==> flow/design.v <==
module axi_master_write #(
    parameter AXI_ID_WD   = 2,
    parameter AXI_DATA_WD = 32,
    parameter AXI_ADDR_WD = 32,
    parameter AXI_STRB_WD = 4
)(
    input                      M_AXI_ACLK,
    input                      M_AXI_ARESETN,    
    input                      w_cmd_valid,
    input  [AXI_ADDR_WD-1 : 0] w_cmd_addr,
    input  [AXI_ID_WD-1   : 0] w_cmd_id,
    input  [1 : 0]             w_cmd_burst,
    input  [2 : 0]             w_cmd_size,
    input  [AXI_ADDR_WD-1 : 0] w_cmd_len,
    output                     w_cmd_ready,
    output                     w_cmd_abort,
    output [AXI_ADDR_WD-1 : 0] M_AXI_AWADDR,
    output [AXI_ID_WD-1   : 0] M_AXI_AWID,
    output [1 : 0]             M_AXI_AWBURST,
    output [2 : 0]             M_AXI_AWSIZE,
    output [7 : 0]             M_AXI_AWLEN,
    output                     M_AXI_AWVALID,
    input                      M_AXI_AWREADY,
    output [AXI_DATA_WD-1 : 0] M_AXI_WDATA,
    output                     M_AXI_WLAST,
    output [AXI_STRB_WD-1 : 0] M_AXI_WSTRB,
    output                     M_AXI_WVALID,
    input                      M_AXI_WREADY,
    input  [AXI_ID_WD-1   : 0] M_AXI_BID,
    input  [1 : 0]             M_AXI_BRESP,
    input                      M_AXI_BVALID,
    output                     M_AXI_BREADY
);
localparam IW = AXI_ID_WD,
           DW = AXI_DATA_WD,
           AW = AXI_ADDR_WD,
           SW = AXI_STRB_WD;
localparam FIXED     = 2'b00,
           INCREMENT = 2'b01,
           WRAP      = 2'b10;
localparam ADDRLSB           = $clog2(DW) - 3;
localparam T_LGMAXBURST      = $clog2((4096 << 3) / DW);
localparam LGMAXBURST        = (T_LGMAXBURST < 8) ? T_LGMAXBURST : 8;
localparam LGMAX_FIXED_BURST = (T_LGMAXBURST < 4) ? T_LGMAXBURST : 4;
localparam AWT               = AW - ADDRLSB;
reg w_busy;
reg w_complete_combo;
reg pre_start;
reg start_burst_combo;
reg phantom_start;
reg [AW-1  : 0] awaddr;
reg [IW-1  : 0] awid;
reg [AWT-1 : 0] awlent;
reg [1 : 0]     awburst;
reg [2 : 0]     awsize;
reg aw_incr_burst;
reg aw_full_incr_burst;
reg aw_full_fixed_burst;
reg aw_needs_alignment;
reg            axi_awvalid;
reg [IW-1 : 0] axi_awid;
reg [AW-1 : 0] axi_awaddr;
reg [1 : 0]    axi_awburst;
reg [7 : 0]    axi_awlen;
reg [2 : 0]    axi_awsize;
reg [DW-1 : 0] axi_wdata;
reg [SW-1 : 0] axi_wstrb;
reg            axi_wlast;
reg            axi_wvalid;
reg            axi_bready;
reg [AWT-1 : 0] aw_requests_remaining;
reg [AWT-1 : 0] aw_next_remaining_combo;
reg aw_next_full_incr_burst_remaining_combo;
reg aw_none_incr_burst_remaining;
reg aw_none_incr_burst_remaining_combo;
reg aw_next_full_fixed_burst_remaining_combo;
reg aw_none_fixed_burst_remaining;
reg aw_none_fixed_burst_remaining_combo;
reg [LGMAXBURST-1 : 0] addr_align_combo;
reg [LGMAXBURST   : 0] initial_burst_len_combo;
reg [LGMAXBURST   : 0] wr_max_burst;
reg [LGMAXBURST   : 0] wr_beats_cnt;
reg axi_abort_pending;
wire w_fire     = w_cmd_valid   && w_cmd_ready;
wire awfire     = M_AXI_AWVALID && M_AXI_AWREADY;
wire wfire      = M_AXI_WVALID  && M_AXI_WREADY;
wire bfire      = M_AXI_BVALID  && M_AXI_BREADY;
wire last_wfire = M_AXI_WLAST   && wfire;
wire aw_pending = M_AXI_AWVALID && !M_AXI_AWREADY;
wire w_pending  = M_AXI_WVALID  && !M_AXI_WREADY;
always @(posedge M_AXI_ACLK) begin
    if (!M_AXI_ARESETN) begin
        w_busy <= 1'b0;
    end
    else if (w_fire) begin
        w_busy <= 1'b1;
    end
    else if (w_complete_combo) begin
        w_busy <= 1'b0;
    end
end
always @(posedge M_AXI_ACLK) begin
    if (!w_busy) begin
        pre_start <= 1'b1;
    end
    else begin
        pre_start <= 1'b0;
    end
end
always @(*) begin
    start_burst_combo = !(aw_incr_burst ? aw_none_incr_burst_remaining : aw_none_fixed_burst_remaining);
    if (!w_busy || axi_abort_pending) begin
        start_burst_combo = 1'b0;
    end
    if (axi_awvalid || pre_start) begin
        start_burst_combo = 1'b0;
    end
    if (M_AXI_WVALID && !(M_AXI_WLAST && M_AXI_WREADY)) begin
        start_burst_combo = 1'b0;
    end
end
always @(posedge M_AXI_ACLK) begin
    if (!w_busy) begin
        phantom_start <= 1'b0;
    end
    else begin
        phantom_start <= start_burst_combo;
    end
end
always @(posedge M_AXI_ACLK) begin
    if (!M_AXI_ARESETN) begin
        axi_awvalid <= 1'b0;
    end
    else if (!aw_pending) begin
        axi_awvalid <= start_burst_combo;
    end
end
always @(*) begin
    if (!w_busy) begin
        w_complete_combo = 1'b0;
    end
    else begin
        w_complete_combo = last_wfire && (aw_incr_burst ? aw_none_incr_burst_remaining : aw_none_fixed_burst_remaining);
        if (axi_abort_pending && !axi_wvalid && !axi_awvalid) begin
            w_complete_combo = 1'b1;
        end
    end
end
always @(posedge M_AXI_ACLK) begin
    if (!w_busy) begin
        axi_abort_pending <= 1'b0;
    end
    else if (bfire && M_AXI_BRESP[1]) begin
        axi_abort_pending <= 1'b1;
    end
end
always @(posedge M_AXI_ACLK) begin
    if (!M_AXI_ARESETN) begin
        awburst <= INCREMENT;
        awsize  <= 'b0;
        awlent  <= 'b0;
        awid    <= 'b0;
        awaddr  <= 'b0;
        aw_incr_burst       <= 1'b1;
        aw_full_incr_burst  <= 1'b0;
        aw_full_fixed_burst <= 1'b0; 
    end
    else if (!w_busy) begin 
        awburst <= w_cmd_burst;
        awsize  <= w_cmd_size;
        awlent  <= w_cmd_len[AW-1 : ADDRLSB];
        awid    <= w_cmd_id;
        awaddr  <= w_cmd_addr;
        aw_incr_burst       <= (w_cmd_burst == INCREMENT);
        aw_full_incr_burst  <= |w_cmd_len[AW-1 : (ADDRLSB+LGMAXBURST)];
        aw_full_fixed_burst <= |w_cmd_len[AW-1 : (ADDRLSB+LGMAX_FIXED_BURST)];
    end
end
always @(posedge M_AXI_ACLK) begin
    if (!aw_pending) begin
        axi_awburst <= awburst;
        axi_awid    <= awid;
        axi_awsize  <= awsize;
    end
end
wire [LGMAXBURST : 0] aw_align_sum = {1'b0, w_cmd_addr[(ADDRLSB+LGMAXBURST-1) : ADDRLSB]} + {1'b0, w_cmd_len[(ADDRLSB+LGMAXBURST-1) : ADDRLSB]};
always @(posedge M_AXI_ACLK) begin
    if (!w_busy) begin
        aw_needs_alignment <= 1'b0;
        if (|w_cmd_addr[(ADDRLSB+LGMAXBURST-1) : ADDRLSB]) begin
            if (|w_cmd_len[AW-1 : (LGMAXBURST+ADDRLSB)]) begin
                aw_needs_alignment <= 1'b1;
            end
            else if (aw_align_sum[LGMAXBURST]) begin
                aw_needs_alignment <= 1'b1;
            end
        end
    end
end
always @(*) begin
    addr_align_combo        = 1'b1 + (~awaddr[(ADDRLSB+LGMAXBURST-1) : ADDRLSB]);
    initial_burst_len_combo = (1 << LGMAXBURST);
    if (!aw_incr_burst) begin
        initial_burst_len_combo = (1 << LGMAX_FIXED_BURST);
        if (!aw_full_fixed_burst) begin
            initial_burst_len_combo = {1'b0, awlent[LGMAXBURST-1 : 0]};
        end
    end
    else if (aw_needs_alignment) begin
        initial_burst_len_combo = {1'b0, addr_align_combo};
    end
    else if (!aw_full_incr_burst) begin
        initial_burst_len_combo = {1'b0, awlent[LGMAXBURST-1 : 0]};
    end
end
always @(posedge M_AXI_ACLK) begin
    if (pre_start) begin
        wr_max_burst <= initial_burst_len_combo;
    end
    else if (phantom_start) begin
        if (aw_incr_burst) begin
            if (!aw_next_full_incr_burst_remaining_combo) begin
                wr_max_burst <= {1'b0, aw_next_remaining_combo[7 : 0]};
            end
            else begin
                wr_max_burst <= (1 << LGMAXBURST);
            end
        end
        else begin
            if (!aw_next_full_fixed_burst_remaining_combo) begin
                wr_max_burst <= {4'b0, aw_next_remaining_combo[3 : 0]};
            end
            else begin
                wr_max_burst <= (1 << LGMAX_FIXED_BURST);
            end
        end
    end
end
always @(posedge M_AXI_ACLK) begin
    if (!aw_pending) begin
        axi_awlen <= wr_max_burst - 1'b1;
    end
end
always @(posedge M_AXI_ACLK) begin
    if (pre_start) begin
        aw_requests_remaining         <= awlent;
        aw_none_incr_burst_remaining  <= 1'b0;
        aw_none_fixed_burst_remaining <= 1'b0;
    end
    else if (phantom_start) begin
        aw_requests_remaining         <= aw_next_remaining_combo;
        aw_none_incr_burst_remaining  <= aw_none_incr_burst_remaining_combo;
        aw_none_fixed_burst_remaining <= aw_none_fixed_burst_remaining_combo;
    end
    else if (axi_abort_pending) begin
        aw_requests_remaining         <= 'b0;
        aw_none_incr_burst_remaining  <= 1'b1;
        aw_none_fixed_burst_remaining <= 1'b1;
    end
end
always @(*) begin
    aw_next_remaining_combo                  = aw_requests_remaining - ({(LGMAXBURST+1){phantom_start}} & wr_max_burst);
    aw_next_full_incr_burst_remaining_combo  = |aw_next_remaining_combo[AWT-1 : LGMAXBURST];
    aw_next_full_fixed_burst_remaining_combo = |aw_next_remaining_combo[AWT-1 : LGMAX_FIXED_BURST];
    aw_none_incr_burst_remaining_combo       = !aw_next_full_incr_burst_remaining_combo && !(|aw_next_remaining_combo[LGMAXBURST-1 : 0]);
    aw_none_fixed_burst_remaining_combo      = !aw_next_full_fixed_burst_remaining_combo && !(|aw_next_remaining_combo[LGMAX_FIXED_BURST-1 : 0]);
end
always @(posedge M_AXI_ACLK) begin
    if (!w_busy) begin
        axi_awaddr <= w_cmd_addr;
    end
    else if (awfire) begin
        axi_awaddr[ADDRLSB-1 : 0] <= 'b0;
        if (aw_incr_burst) begin
            axi_awaddr[AW-1 : ADDRLSB] <=axi_awaddr[AW-1 : ADDRLSB] + axi_awlen + 1'b1;
        end
    end
end
always @(posedge M_AXI_ACLK) begin
    if (!M_AXI_ARESETN) begin
        axi_wvalid <= 1'b0;
    end
    else if (!w_pending) begin
        if (last_wfire) begin
            axi_wvalid <= 1'b0;
        end
        if (start_burst_combo) begin
            axi_wvalid <= 1'b1;
        end
    end
end
always @(posedge M_AXI_ACLK) begin
    if (!M_AXI_ARESETN) begin
        wr_beats_cnt  <= 'b0;
    end
    else begin
        case ({phantom_start,  wfire})
            2'b00: begin end
            2'b01: begin
                wr_beats_cnt  <= wr_beats_cnt - 1'b1;
            end
            2'b10: begin
                wr_beats_cnt  <= wr_beats_cnt + wr_max_burst;
            end
            2'b11: begin
                wr_beats_cnt  <= wr_beats_cnt + M_AXI_AWLEN;
            end
        endcase
    end
end
always @(posedge M_AXI_ACLK) begin
    if (!M_AXI_ARESETN) begin
        axi_wdata <= 'b0;
    end
    else if (wfire) begin
        axi_wdata <= axi_wdata + 1'b1;
        if (M_AXI_WLAST) begin
            axi_wdata <= 'b0;
        end
    end
end
always @(posedge M_AXI_ACLK) begin
    if (!w_busy) begin
        axi_wlast <= (awlent == 'b1);
    end
    else if (!w_pending) begin
        if (start_burst_combo) begin
            axi_wlast <= (wr_max_burst == 'b1);
        end
        else if (phantom_start) begin
            axi_wlast <= (M_AXI_AWLEN == 'b1);
        end
        else begin
            axi_wlast <= (wr_beats_cnt == 2);
        end
    end
end
always @(posedge M_AXI_ACLK) begin
    if (!w_pending) begin
        axi_wstrb <= axi_abort_pending ? 'b0 : {SW{1'b1}};
    end
end 
always @(posedge M_AXI_ACLK) begin
    if (!M_AXI_ARESETN) begin
        axi_bready <= 1'b0;
    end 
    else if (last_wfire) begin
        axi_bready <= 1'b1;
    end
    else if (bfire) begin
        axi_bready <= 1'b0;
    end
end
assign w_cmd_ready   = !w_busy && !axi_abort_pending;
assign w_cmd_abort   = axi_abort_pending;
assign M_AXI_AWVALID = axi_awvalid;
assign M_AXI_AWADDR  = axi_awaddr;
assign M_AXI_AWID    = axi_awid;
assign M_AXI_AWBURST = axi_awburst;
assign M_AXI_AWSIZE  = axi_awsize;
assign M_AXI_AWLEN   = axi_awlen;
assign M_AXI_WVALID  = axi_wvalid;
assign M_AXI_WDATA   = axi_wdata;
assign M_AXI_WSTRB   = axi_wstrb;
assign M_AXI_WLAST   = axi_wlast;
assign M_AXI_BREADY  = axi_bready;
endmodule
module axi_master_read #(
    parameter AXI_ID_WD   = 2,
    parameter AXI_DATA_WD = 32,
    parameter AXI_ADDR_WD = 32,
    parameter AXI_STRB_WD = 4
)(
    input                      M_AXI_ACLK,
    input                      M_AXI_ARESETN,    
    input                      r_cmd_valid,
    input  [AXI_ADDR_WD-1 : 0] r_cmd_addr,
    input  [AXI_ID_WD-1   : 0] r_cmd_id,
    input  [1 : 0]             r_cmd_burst,
    input  [2 : 0]             r_cmd_size,
    input  [AXI_ADDR_WD-1 : 0] r_cmd_len,
    output                     r_cmd_ready,
    output                     r_cmd_abort,
    output [AXI_ADDR_WD-1 : 0] M_AXI_ARADDR,
    output [AXI_ID_WD-1   : 0] M_AXI_ARID,
    output [1 : 0]             M_AXI_ARBURST,
    output [2 : 0]             M_AXI_ARSIZE,
    output [7 : 0]             M_AXI_ARLEN,
    output                     M_AXI_ARVALID,
    input                      M_AXI_ARREADY,
    input  [AXI_DATA_WD-1 : 0] M_AXI_RDATA,
    input                      M_AXI_RLAST,
    input  [AXI_ID_WD-1   : 0] M_AXI_RID,
    input  [1 : 0]             M_AXI_RRESP,
    input                      M_AXI_RVALID,
    output                     M_AXI_RREADY
);
localparam IW = AXI_ID_WD,
           DW = AXI_DATA_WD,
           AW = AXI_ADDR_WD,
           SW = AXI_STRB_WD;
localparam FIXED     = 2'b00,
           INCREMENT = 2'b01,
           WRAP      = 2'b10;
localparam ADDRLSB           = $clog2(DW) - 3;
localparam T_LGMAXBURST      = $clog2((4096 << 3) / DW);
localparam LGMAXBURST        = (T_LGMAXBURST < 8) ? T_LGMAXBURST : 8;
localparam LGMAX_FIXED_BURST = (T_LGMAXBURST < 4) ? T_LGMAXBURST : 4;
localparam AWT               = AW - ADDRLSB;
reg r_busy;
reg r_complete_combo;
reg pre_start;
reg start_burst_combo;
reg phantom_start;
reg [AW-1  : 0] araddr;
reg [IW-1  : 0] arid;
reg [AWT-1 : 0] arlent;
reg [1 : 0]     arburst;
reg [2 : 0]     arsize;
reg ar_incr_burst;
reg ar_full_incr_burst;
reg ar_full_fixed_burst;
reg ar_needs_alignment;
reg            axi_arvalid;
reg [IW-1 : 0] axi_arid;
reg [AW-1 : 0] axi_araddr;
reg [1 : 0]    axi_arburst;
reg [7 : 0]    axi_arlen;
reg [2 : 0]    axi_arsize;
reg            axi_rready;
reg [AWT-1 : 0] ar_requests_remaining;
reg [AWT-1 : 0] ar_next_remaining_combo;
reg ar_next_full_incr_burst_remaining_combo;
reg ar_none_incr_burst_remaining;
reg ar_none_incr_burst_remaining_combo;
reg ar_next_full_fixed_burst_remaining_combo;
reg ar_none_fixed_burst_remaining;
reg ar_none_fixed_burst_remaining_combo;
reg [LGMAXBURST-1 : 0] addr_align_combo;
reg [LGMAXBURST   : 0] initial_burst_len_combo;
reg [LGMAXBURST   : 0] rd_max_burst;
reg [9 : 0] ar_burst_outstanding;
reg         ar_last_outstanding;
reg axi_abort_pending;
wire r_fire     = r_cmd_valid   && r_cmd_ready;
wire arfire     = M_AXI_ARVALID && M_AXI_ARREADY;
wire rfire      = M_AXI_RVALID  && M_AXI_RREADY;
wire last_rfire = M_AXI_RLAST   && rfire;
wire ar_pending = M_AXI_ARVALID && !M_AXI_ARREADY;
always @(posedge M_AXI_ACLK) begin
    if (!M_AXI_ARESETN) begin
        r_busy <= 1'b0;
    end
    else if (r_fire) begin
        r_busy <= 1'b1;
    end
    else if (r_complete_combo) begin
        r_busy <= 1'b0;
    end
end
always @(posedge M_AXI_ACLK) begin
    if (!r_busy) begin
        pre_start <= 1'b1;
    end
    else begin
        pre_start <= 1'b0;
    end
end
always @(*) begin
    start_burst_combo = !(ar_incr_burst ? ar_none_incr_burst_remaining : ar_none_fixed_burst_remaining);
    if (!r_busy || axi_abort_pending) begin
        start_burst_combo = 1'b0;
    end
    if (axi_arvalid || pre_start) begin
        start_burst_combo = 1'b0;
    end
end
always @(posedge M_AXI_ACLK) begin
    if (!r_busy) begin
        phantom_start <= 1'b0;
    end
    else begin
        phantom_start <= start_burst_combo;
    end
end
always @(posedge M_AXI_ACLK) begin
    if (!M_AXI_ARESETN) begin
        axi_arvalid <= 1'b0;
    end
    else if (!ar_pending) begin
        axi_arvalid <= start_burst_combo;
    end
end
always @(*) begin
    if (!r_busy) begin
        r_complete_combo = 1'b0;
    end
    else begin
        r_complete_combo = !pre_start && !phantom_start
                        && (ar_incr_burst ? ar_none_incr_burst_remaining : ar_none_fixed_burst_remaining)
                        && ((ar_burst_outstanding == 'b0) || (last_rfire && ar_last_outstanding));
    end
end
always @(posedge M_AXI_ACLK) begin
    if (!M_AXI_ARESETN) begin
        ar_burst_outstanding <= 'b0;
        ar_last_outstanding  <= 1'b0;
    end
    else begin
        if (phantom_start && !last_rfire) begin
            ar_burst_outstanding <= ar_burst_outstanding + 1'b1;
            ar_last_outstanding  <= (ar_burst_outstanding == 1'b0);
        end
        if (last_rfire && !phantom_start) begin
            ar_burst_outstanding <= ar_burst_outstanding - 1'b1;
            ar_last_outstanding  <= (ar_burst_outstanding == 'd2);
        end
    end
end
always @(posedge M_AXI_ACLK) begin
    if (!r_busy) begin
        axi_abort_pending <= 1'b0;
    end
    else if (rfire && M_AXI_RRESP[1]) begin
        axi_abort_pending <= 1'b1;
    end
end
always @(posedge M_AXI_ACLK) begin
    if (!M_AXI_ARESETN) begin
        arburst <= INCREMENT;
        arsize  <= 'b0;
        arlent  <= 'b0;
        arid    <= 'b0;
        araddr  <= 'b0;
        ar_incr_burst       <= 1'b1;
        ar_full_incr_burst  <= 1'b0;
        ar_full_fixed_burst <= 1'b0; 
    end
    else if (!r_busy) begin 
        arburst <= r_cmd_burst;
        arsize  <= r_cmd_size;
        arlent  <= r_cmd_len[AW-1 : ADDRLSB];
        arid    <= r_cmd_id;
        araddr  <= r_cmd_addr;
        ar_incr_burst       <= (r_cmd_burst == INCREMENT);
        ar_full_incr_burst  <= |r_cmd_len[AW-1 : (ADDRLSB+LGMAXBURST)];
        ar_full_fixed_burst <= |r_cmd_len[AW-1 : (ADDRLSB+LGMAX_FIXED_BURST)];
    end
end
always @(posedge M_AXI_ACLK) begin
    if (!ar_pending) begin
        axi_arburst <= arburst;
        axi_arid    <= arid;
        axi_arsize  <= arsize;
    end
end
wire [LGMAXBURST : 0] ar_align_sum = {1'b0, r_cmd_addr[(ADDRLSB+LGMAXBURST-1) : ADDRLSB]} + {1'b0, r_cmd_len[(ADDRLSB+LGMAXBURST-1) : ADDRLSB]};
always @(posedge M_AXI_ACLK) begin
    if (!r_busy) begin
        ar_needs_alignment <= 1'b0;
        if (|r_cmd_addr[(ADDRLSB+LGMAXBURST-1) : ADDRLSB]) begin
            if (|r_cmd_len[AW-1 : (LGMAXBURST+ADDRLSB)]) begin
                ar_needs_alignment <= 1'b1;
            end
            else if (ar_align_sum[LGMAXBURST]) begin
                ar_needs_alignment <= 1'b1;
            end
        end
    end
end
always @(*) begin
    addr_align_combo        = 1'b1 + (~araddr[(ADDRLSB+LGMAXBURST-1) : ADDRLSB]);
    initial_burst_len_combo = (1 << LGMAXBURST);
    if (!ar_incr_burst) begin
        initial_burst_len_combo = (1 << LGMAX_FIXED_BURST);
        if (!ar_full_fixed_burst) begin
            initial_burst_len_combo = {1'b0, arlent[LGMAXBURST-1 : 0]};
        end
    end
    else if (ar_needs_alignment) begin
        initial_burst_len_combo = {1'b0, addr_align_combo};
    end
    else if (!ar_full_incr_burst) begin
        initial_burst_len_combo = {1'b0, arlent[LGMAXBURST-1 : 0]};
    end
end
always @(posedge M_AXI_ACLK) begin
    if (pre_start) begin
        rd_max_burst <= initial_burst_len_combo;
    end
    else if (phantom_start) begin
        if (ar_incr_burst) begin
            if (!ar_next_full_incr_burst_remaining_combo) begin
                rd_max_burst <= {1'b0, ar_next_remaining_combo[7 : 0]};
            end
            else begin
                rd_max_burst <= (1 << LGMAXBURST);
            end
        end
        else begin
            if (!ar_next_full_fixed_burst_remaining_combo) begin
                rd_max_burst <= {4'b0, ar_next_remaining_combo[3 : 0]};
            end
            else begin
                rd_max_burst <= (1 << LGMAX_FIXED_BURST);
            end
        end
    end
end
always @(posedge M_AXI_ACLK) begin
    if (!ar_pending) begin
        axi_arlen <= rd_max_burst - 1'b1;
    end
end
always @(posedge M_AXI_ACLK) begin
    if (pre_start) begin
        ar_requests_remaining         <= arlent;
        ar_none_incr_burst_remaining  <= 1'b0;
        ar_none_fixed_burst_remaining <= 1'b0;
    end
    else if (phantom_start) begin
        ar_requests_remaining         <= ar_next_remaining_combo;
        ar_none_incr_burst_remaining  <= ar_none_incr_burst_remaining_combo;
        ar_none_fixed_burst_remaining <= ar_none_fixed_burst_remaining_combo;
    end
    else if (axi_abort_pending) begin
        ar_requests_remaining         <= 'b0;
        ar_none_incr_burst_remaining  <= 1'b1;
        ar_none_fixed_burst_remaining <= 1'b1;
    end
end
always @(*) begin
    ar_next_remaining_combo                  = ar_requests_remaining - ({(LGMAXBURST+1){phantom_start}} & rd_max_burst);
    ar_next_full_incr_burst_remaining_combo  = |ar_next_remaining_combo[AWT-1 : LGMAXBURST];
    ar_next_full_fixed_burst_remaining_combo = |ar_next_remaining_combo[AWT-1 : LGMAX_FIXED_BURST];
    ar_none_incr_burst_remaining_combo       = !ar_next_full_incr_burst_remaining_combo && !(|ar_next_remaining_combo[LGMAXBURST-1 : 0]);
    ar_none_fixed_burst_remaining_combo      = !ar_next_full_fixed_burst_remaining_combo && !(|ar_next_remaining_combo[LGMAX_FIXED_BURST-1 : 0]);
end
always @(posedge M_AXI_ACLK) begin
    if (!r_busy) begin
        axi_araddr <= r_cmd_addr;
    end
    else if (arfire) begin
        axi_araddr[ADDRLSB-1 : 0] <= 'b0;
        if (ar_incr_burst) begin
            axi_araddr[AW-1 : ADDRLSB] <=axi_araddr[AW-1 : ADDRLSB] + axi_arlen + 1'b1;
        end
    end
end
always @(posedge M_AXI_ACLK) begin
    if (!M_AXI_ARESETN) begin
        axi_rready <= 1'b0;
    end 
    else if (arfire) begin
        axi_rready <= 1'b1;
    end
    else if (r_complete_combo) begin
        axi_rready <= 1'b0;
    end
end
assign r_cmd_ready   = !r_busy && !axi_abort_pending;
assign r_cmd_abort   = axi_abort_pending;
assign M_AXI_ARVALID = axi_arvalid;
assign M_AXI_ARADDR  = axi_araddr;
assign M_AXI_ARID    = axi_arid;
assign M_AXI_ARBURST = axi_arburst;
assign M_AXI_ARSIZE  = axi_arsize;
assign M_AXI_ARLEN   = axi_arlen;
assign M_AXI_RREADY  = axi_rready;
endmodule
module DMAC #(
    parameter AXI_ID_WD   = 2,
    parameter AXI_DATA_WD = 32,
    parameter AXI_ADDR_WD = 32,
    parameter AXI_STRB_WD = 4
)(
    input                      AXI_ACLK,
    input                      AXI_ARESETN,    
    input                      cmd_valid,
    input  [AXI_ADDR_WD-1 : 0] cmd_addr,
    input  [AXI_ID_WD-1   : 0] cmd_id,
    input  [1 : 0]             cmd_burst,
    input  [2 : 0]             cmd_size,
    input  [AXI_ADDR_WD-1 : 0] cmd_len,
    output                     cmd_ready,
    output                     cmd_abort,
    output [AXI_ADDR_WD-1 : 0] AXI_AWADDR,
    output [AXI_ID_WD-1   : 0] AXI_AWID,
    output [1 : 0]             AXI_AWBURST,
    output [2 : 0]             AXI_AWSIZE,
    output [7 : 0]             AXI_AWLEN,
    output                     AXI_AWVALID,
    input                      AXI_AWREADY,
    output [AXI_DATA_WD-1 : 0] AXI_WDATA,
    output [AXI_STRB_WD-1 : 0] AXI_WSTRB,
    output                     AXI_WLAST,
    output                     AXI_WVALID,
    input                      AXI_WREADY,
    input  [AXI_ID_WD-1   : 0] AXI_BID,
    input  [1 : 0]             AXI_BRESP,
    input                      AXI_BVALID,
    output                     AXI_BREADY,
    output [AXI_ADDR_WD-1 : 0] AXI_ARADDR,
    output [AXI_ID_WD-1   : 0] AXI_ARID,
    output [1 : 0]             AXI_ARBURST,
    output [2 : 0]             AXI_ARSIZE,
    output [7 : 0]             AXI_ARLEN,
    output                     AXI_ARVALID,
    input                      AXI_ARREADY,
    input  [AXI_DATA_WD-1 : 0] AXI_RDATA,
    input                      AXI_RLAST,
    input  [AXI_ID_WD-1   : 0] AXI_RID,
    input  [1 : 0]             AXI_RRESP,
    input                      AXI_RVALID,
    output                     AXI_RREADY
);
wire w_cmd_ready, r_cmd_ready;
wire w_cmd_abort, r_cmd_abort;
assign cmd_ready = w_cmd_ready && r_cmd_ready;
assign cmd_abort = w_cmd_abort || r_cmd_abort;
wire cmd_valid_both = cmd_valid && cmd_ready;
axi_master_write #(
    .AXI_ID_WD(AXI_ID_WD),
    .AXI_DATA_WD(AXI_DATA_WD),
    .AXI_ADDR_WD(AXI_ADDR_WD),
    .AXI_STRB_WD(AXI_STRB_WD)
) axi_master_write(
    .M_AXI_ACLK(AXI_ACLK),
    .M_AXI_ARESETN(AXI_ARESETN),    
    .w_cmd_valid(cmd_valid_both),
    .w_cmd_addr(cmd_addr),
    .w_cmd_id(cmd_id),
    .w_cmd_burst(cmd_burst),
    .w_cmd_size(cmd_size),
    .w_cmd_len(cmd_len),
    .w_cmd_ready(w_cmd_ready),
    .w_cmd_abort(w_cmd_abort),
    .M_AXI_AWADDR(AXI_AWADDR),
    .M_AXI_AWID(AXI_AWID),
    .M_AXI_AWBURST(AXI_AWBURST),
    .M_AXI_AWSIZE(AXI_AWSIZE),
    .M_AXI_AWLEN(AXI_AWLEN),
    .M_AXI_AWVALID(AXI_AWVALID),
    .M_AXI_AWREADY(AXI_AWREADY),
    .M_AXI_WDATA(AXI_WDATA),
    .M_AXI_WLAST(AXI_WLAST),
    .M_AXI_WSTRB(AXI_WSTRB),
    .M_AXI_WVALID(AXI_WVALID),
    .M_AXI_WREADY(AXI_WREADY),
    .M_AXI_BID(AXI_BID),
    .M_AXI_BRESP(AXI_BRESP),
    .M_AXI_BVALID(AXI_BVALID),
    .M_AXI_BREADY(AXI_BREADY)
);
axi_master_read #(
    .AXI_ID_WD(AXI_ID_WD),
    .AXI_DATA_WD(AXI_DATA_WD),
    .AXI_ADDR_WD(AXI_ADDR_WD),
    .AXI_STRB_WD(AXI_STRB_WD)
) axi_master_read(
    .M_AXI_ACLK(AXI_ACLK),
    .M_AXI_ARESETN(AXI_ARESETN),    
    .r_cmd_valid(cmd_valid_both),
    .r_cmd_addr(cmd_addr),
    .r_cmd_id(cmd_id),
    .r_cmd_burst(cmd_burst),
    .r_cmd_size(cmd_size),
    .r_cmd_len(cmd_len),
    .r_cmd_ready(r_cmd_ready),
    .r_cmd_abort(r_cmd_abort),
    .M_AXI_ARADDR(AXI_ARADDR),
    .M_AXI_ARID(AXI_ARID),
    .M_AXI_ARBURST(AXI_ARBURST),
    .M_AXI_ARSIZE(AXI_ARSIZE),
    .M_AXI_ARLEN(AXI_ARLEN),
    .M_AXI_ARVALID(AXI_ARVALID),
    .M_AXI_ARREADY(AXI_ARREADY),
    .M_AXI_RDATA(AXI_RDATA),
    .M_AXI_RLAST(AXI_RLAST),
    .M_AXI_RVALID(AXI_RVALID),
    .M_AXI_RREADY(AXI_RREADY),
    .M_AXI_RID(AXI_RID),
    .M_AXI_RRESP(AXI_RRESP)
);
endmodule
* From RTL to reports: DMAC
Tool output for the design above, in the order of the flow.
Lines are those of the file above, counted from 1.
Operators: Yosys type, input widths -> output width; for muxes data width and select width s.
The mark -- stands for no value.
- Design top :: DMAC
- Clock input :: AXI_ACLK
- Library :: sky130hd
- Timing corner :: tt_025C_1v80

* Word-level counts
Yosys after proc, flatten, opt, wreduce and memory -nomap, before mapping. Memory bits, and registers merged into a memory's read port (data or address), are not among the register bits. Print and check cells are not counted. Equal cells are merged and count once.
- Memory cells :: 0
- Register bits :: 348
- Latch bits :: 0
- Output and inout bits :: 138
- Input bits :: 120
- Clocked read ports x word width :: 0
- Memory bits (read-only) :: 0
- Bits in writable memories :: 0
- Elaborated cells :: 258
- Order comparisons :: 0
- Multiply operators :: 0
- Bitwise operators :: 5
- Divide/modulo/power cells :: 0
- Equality and inequality tests :: 14
- Add/subtract/negate cells :: 17
- Reductions and logical operators :: 90
- Shift operators :: 0
- Multiplexer cells :: 75
** Operators by type and width (count)
- $mux 30 :: 12
- $mux 9 :: 14
- $reduce_or 26->1 :: 3
- $reduce_or 22->1 :: 3
- $add 30x1->30 const B :: 2
- $sub 30x30->30 :: 2
- $add 30x8->30 :: 2
- $mux 1 :: 36
- $logic_and 1x1->1 :: 33
- $add 32x1->32 const B :: 1
- $mux 32 :: 1
- $eq 30x1->1 const B :: 1
- $pmux 9 s3 :: 1
- $reduce_or 8->1 :: 3
- $logic_not 1->1 :: 23
- $reduce_bool 2->1 :: 10
- $mux 10 :: 2
- $and 9x9->9 :: 2
- $add 1x8->8 const A :: 2
- $sub 8x1->8 const B :: 2
- $not 8->8 :: 2
- $mux 8 :: 2
- $add 10x1->10 const B :: 1
- $sub 10x1->10 const B :: 1
- $eq 10x2->1 const B :: 1
- $logic_not 10->1 :: 1
- $ne 2x2->1 const B :: 5
- $mux 5 :: 2
Not listed: further kinds 16, cells in them 31.

* Depth
Yosys ltp: most cells in a row. Word level: on the elaborated netlist, between registers, memories and ports. Mapped: between sequential cells and ports; inverters and the memories' decode and read muxes count.
- Word-level depth :: 8
- ABC_AREA :: 0
- Gate-level depth with buffers :: 16
- Depth with buffers taken out :: 14

* After synthesis
The flow's flattened synthesis, as Yosys stat reports it; memories are mapped. The netlist is that of the ABC_AREA named above (0 if unset); the other value can give another one.
- Flip-flops :: 341
- Synthesis area :: 18158.7 um^2
- Standard cells after synthesis :: 1865
** Cell types
- sky130_fd_sc_hd__edfxtp_1 :: count 176, area in all 5.29E+03 um^2
- sky130_fd_sc_hd__dfxtp_1 :: count 165, area in all 3.3E+03 um^2
- sky130_fd_sc_hd__mux2i_1 :: count 86, area in all 860.826 um^2
- sky130_fd_sc_hd__ha_1 :: count 64, area in all 800.768 um^2
- sky130_fd_sc_hd__nand2_1 :: count 207, area in all 776.995 um^2
- sky130_fd_sc_hd__xnor2_1 :: count 84, area in all 735.706 um^2
- sky130_fd_sc_hd__xor2_1 :: count 83, area in all 726.947 um^2
- sky130_fd_sc_hd__nor2b_1 :: count 100, area in all 625.6 um^2
- sky130_fd_sc_hd__nor2_1 :: count 142, area in all 533.011 um^2
- sky130_fd_sc_hd__o21ai_0 :: count 102, area in all 510.49 um^2
- sky130_fd_sc_hd__a21oi_1 :: count 91, area in all 455.437 um^2
- sky130_fd_sc_hd__nand3_1 :: count 51, area in all 255.245 um^2
- sky130_fd_sc_hd__inv_1 :: count 61, area in all 228.97 um^2
- sky130_fd_sc_hd__a21boi_0 :: count 30, area in all 225.216 um^2
- sky130_fd_sc_hd__clkbuf_1 :: count 60, area in all 225.216 um^2
- sky130_fd_sc_hd__nor4_1 :: count 33, area in all 206.448 um^2
- sky130_fd_sc_hd__nor3_1 :: count 38, area in all 190.182 um^2
- sky130_fd_sc_hd__and2_1 :: count 25, area in all 156.4 um^2
Not listed: further types 53, cells in them 267.
By module: a second synthesis without flattening, with its own total; a netlist apart from the flattened one above.
- Cell total of the unflattened synthesis :: 2026
- Area total of the unflattened synthesis :: 19303.5 um^2
Rows give one instance, submodules left out.
** Modules
- axi_master_write :: seq. area 4634.4 um^2, instances 1, cells 1105, area 10398.7 um^2
- axi_master_read :: seq. area 3953.8 um^2, instances 1, cells 918, area 8886.0 um^2
- DMAC :: seq. area 0.0 um^2, instances 1, cells 3, area 18.8 um^2

* Path before layout
OpenSTA on the mapped netlist: ideal clock, no wires. The path of least setup slack (recovery checks aside). Input and output delay are each 20% of the period. Register names are those of the netlist, which keeps one name where synthesis merged equal registers.
- Path type :: input port to flip-flop
- Start point :: in AXI_WREADY
- End point :: reg axi_master_write.wr_beats_cnt[8]
- Data arrival time :: 4313 ps
- Slack :: 2072 ps
- Period :: 6500 ps
- Setup time :: 115 ps
- Delay of the path :: 3128 ps
- Path buffers :: 2
- Driving pins on the path :: 15
- External input delay :: 1300 ps
- Required time :: 6385 ps
- Synthesis period reached :: 4428 ps
"delay of the path" = arrival - input delay + setup time.
"driving pins on the path": output pins that drive a net of the path, with the launching flip-flop's if there is one; two outputs of one cell count as two.
"synthesis period reached" = period - worst setup slack (recovery checks aside). The figure is calculated, with input and output delays left at 20% of the set period.
Between the ends stands the longest chain of elaborated cells between them, by number of cells; it is not shown to be the way that was timed. Of several equally long chains one is given.
Each line given opens the expression or statement behind the cell; cells for indexed reads and writes are added by Yosys, which also makes memories of some case tables.
At most two assigning lines are given for a register; there are more.
- Cells stage by stage :: sky130_fd_sc_hd__and2_1 > sky130_fd_sc_hd__clkbuf_1 > sky130_fd_sc_hd__clkbuf_1 > sky130_fd_sc_hd__o211ai_1 > sky130_fd_sc_hd__ha_1 > sky130_fd_sc_hd__fa_1 > sky130_fd_sc_hd__a21o_1 > sky130_fd_sc_hd__a21oi_1 > sky130_fd_sc_hd__nor2b_1 > sky130_fd_sc_hd__o21a_1 > sky130_fd_sc_hd__o41ai_1 > sky130_fd_sc_hd__a211oi_1 > sky130_fd_sc_hd__a311oi_1 > sky130_fd_sc_hd__xnor2_1 > sky130_fd_sc_hd__and2_1
- Length of the longest elaborated chain :: 3
- Elaborated cells between the ends (all ways) :: 6
** Ends and longest elaborated chain, post-synthesis
- start, declared :: RTL line 698 : input                      AXI_WREADY,
- $logic_and 1x1->1 :: RTL line 86 : wire wfire      = M_AXI_WVALID  && M_AXI_WREADY;
- $eq 2x2->1 :: RTL line 297 : case ({phantom_start,  wfire})
- $pmux 9 s3 :: RTL line 297
- end, assigned :: RTL line 300 : wr_beats_cnt  <= wr_beats_cnt - 1'b1;
- end, assigned :: RTL line 303 : wr_beats_cnt  <= wr_beats_cnt + wr_max_burst;
- end, declared :: RTL line 82 : reg [LGMAXBURST   : 0] wr_beats_cnt;

* Path in the finished layout
From the final timing report of record 1: the path of least setup slack in the routed layout; clock arrival at registers is part of the times.
The path's times are printed in steps of 10 ps; the period is the one set.
- Path type :: flip-flop to flip-flop
- Start point :: reg axi_master_write.phantom_start
- End point :: reg axi_master_write.wr_max_burst[1]
- Period :: 4730 ps
- Required time :: 5110 ps
- Data arrival time :: 4530 ps
- Setup time :: 160 ps
- Driving pins on the path :: 14
- Slack :: 580 ps
- Path buffers :: 0
Between the ends stands the longest chain of elaborated cells between them, by number of cells; it is not shown to be the way that was timed. Of several equally long chains one is given.
At most two assigning lines are given for a register; there are more.
The path ends at the data pin of a flip-flop with enable; ways to the enable are not counted.
- Cells stage by stage :: sky130_fd_sc_hd__dfxtp_1 > sky130_fd_sc_hd__inv_1 > sky130_fd_sc_hd__nor2_1 > sky130_fd_sc_hd__ha_1 > sky130_fd_sc_hd__fa_1 > sky130_fd_sc_hd__nand2b_1 > sky130_fd_sc_hd__a21oi_1 > sky130_fd_sc_hd__o21ai_0 > sky130_fd_sc_hd__nor2b_1 > sky130_fd_sc_hd__xnor2_1 > sky130_fd_sc_hd__nand4_1 > sky130_fd_sc_hd__a2111oi_4 > sky130_fd_sc_hd__o211ai_2 > sky130_fd_sc_hd__o22ai_1
- Length of the longest elaborated chain :: 7
- Elaborated cells between the ends (all ways) :: 9
** Ends and longest elaborated chain, after layout
- start, declared :: RTL line 50 : reg phantom_start;
- start, assigned :: RTL line 124 : phantom_start <= 1'b0;
- start, assigned :: RTL line 127 : phantom_start <= start_burst_combo;
- $and 9x9->9 :: RTL line 262 : aw_next_remaining_combo                  = aw_requests_remaining - ({(LGMAXBURST+1){phantom_start}} & wr_max_b ...
- $sub 30x30->30 :: RTL line 262
- $reduce_or 26->1 :: RTL line 264 : aw_next_full_fixed_burst_remaining_combo = |aw_next_remaining_combo[AWT-1 : LGMAX_FIXED_BURST];
- $mux 5 :: RTL line 230 : if (!aw_next_full_fixed_burst_remaining_combo) begin
- $mux 9 :: RTL line 221 : if (aw_incr_burst) begin
- $mux 9 :: RTL line 220 : else if (phantom_start) begin
- $mux 9 :: RTL line 217 : if (pre_start) begin
- end, assigned :: RTL line 218 : wr_max_burst <= initial_burst_len_combo;
- end, assigned :: RTL line 223 : wr_max_burst <= {1'b0, aw_next_remaining_combo[7 : 0]};
- end, declared :: RTL line 81 : reg [LGMAXBURST   : 0] wr_max_burst;

Subject: flow runs of DMAC

Hi,

DMAC through Yosys and OpenROAD on sky130hd: 4 stored runs, unordered, with their settings and measured results. The constraints put input and output delay at 20% of the set period each and load the outputs with 0.01 pF.
"period reached" means the clock period less the worst setup slack. The figure is calculated, with input and output delays left at 20% of the set period.
By "worst path time" is meant the share of the clock period that the worst setup path is allowed (20% is reserved at inputs, 20% at outputs), minus its slack. Clock arrival times at its registers enter into it.
"power consumption" rests on the timing tool's default activity at the inputs, not on a simulated workload.
"worst path time" is known to 10 ps.

** Record 1
- Settings :: CORE_UTILIZATION=40; SETUP_SLACK_MARGIN=-0.47; period_ns=4.73; CAP_MARGIN=20; CORE_MARGIN=2; SLEW_MARGIN=20
- Total negative setup slack :: 0 ps
- Setup slack of the worst path :: 584 ps
- Die area :: 47117.2 um^2
- Power consumption :: 9451 µW
- Yosys chip area after synthesis :: 18158.7 um^2
- Standard-cell area after routing :: 22201.3 um^2
- Worst path time :: 4150 ps
- Worst path kind :: flip-flop to flip-flop
- Utilization after layout :: 49.2 %
- Smallest hold slack :: 432 ps
- Period reached :: 4146 ps

** Record 2
- Settings :: ABC_AREA=1; CELL_PAD_IN_SITES_DETAIL_PLACEMENT=1; CELL_PAD_IN_SITES_GLOBAL_PLACEMENT=2; CORE_UTILIZATION=40; GPL_ROUTABILITY_DRIVEN=0; GPL_TIMING_DRIVEN=0; MIN_ROUTING_LAYER=met2; period_ns=6.4; CAP_MARGIN=20; CORE_MARGIN=2; SLEW_MARGIN=20
- Total negative setup slack :: 0 ps
- Setup slack of the worst path :: 2346 ps
- Die area :: 52422.7 um^2
- Power consumption :: 8009 µW
- Yosys chip area after synthesis :: 20243.2 um^2
- Standard-cell area after routing :: 24698.7 um^2
- Worst path time :: 2770 ps
- Worst path kind :: input port to flip-flop
- Utilization after layout :: 49.3 %
- Smallest hold slack :: 432 ps
- Period reached :: 4054 ps

** Record 3
- Settings :: ABC_AREA=0; CAP_MARGIN=5; CELL_PAD_IN_SITES_DETAIL_PLACEMENT=1; CELL_PAD_IN_SITES_GLOBAL_PLACEMENT=1; CORE_MARGIN=10; CORE_UTILIZATION=26; CTS_CLUSTER_DIAMETER=116; CTS_CLUSTER_SIZE=58; GPL_ROUTABILITY_DRIVEN=0; GPL_TIMING_DRIVEN=0; HOLD_SLACK_MARGIN=0.23; MAX_ROUTING_LAYER=met4; MIN_ROUTING_LAYER=met1; PLACE_DENSITY=0.41; TNS_END_PERCENT=100; period_ns=3.66; SLEW_MARGIN=20
- Total negative setup slack :: 0 ps
- Setup slack of the worst path :: 120 ps
- Die area :: 80812.3 um^2
- Power consumption :: 11406 µW
- Yosys chip area after synthesis :: 18158.7 um^2
- Standard-cell area after routing :: 22745.6 um^2
- Worst path time :: 3540 ps
- Worst path kind :: flip-flop to flip-flop
- Utilization after layout :: 33.0 %
- Smallest hold slack :: 443 ps
- Period reached :: 3540 ps

** Record 4
- Settings :: CORE_UTILIZATION=40; period_ns=3.97; CAP_MARGIN=20; CORE_MARGIN=2; SLEW_MARGIN=20
- Total negative setup slack :: 0 ps
- Setup slack of the worst path :: 349 ps
- Die area :: 47117.2 um^2
- Power consumption :: 11372 µW
- Yosys chip area after synthesis :: 18158.7 um^2
- Standard-cell area after routing :: 22430.3 um^2
- Worst path time :: 3620 ps
- Worst path kind :: flip-flop to flip-flop
- Utilization after layout :: 49.7 %
- Smallest hold slack :: 432 ps
- Period reached :: 3621 ps

Regards
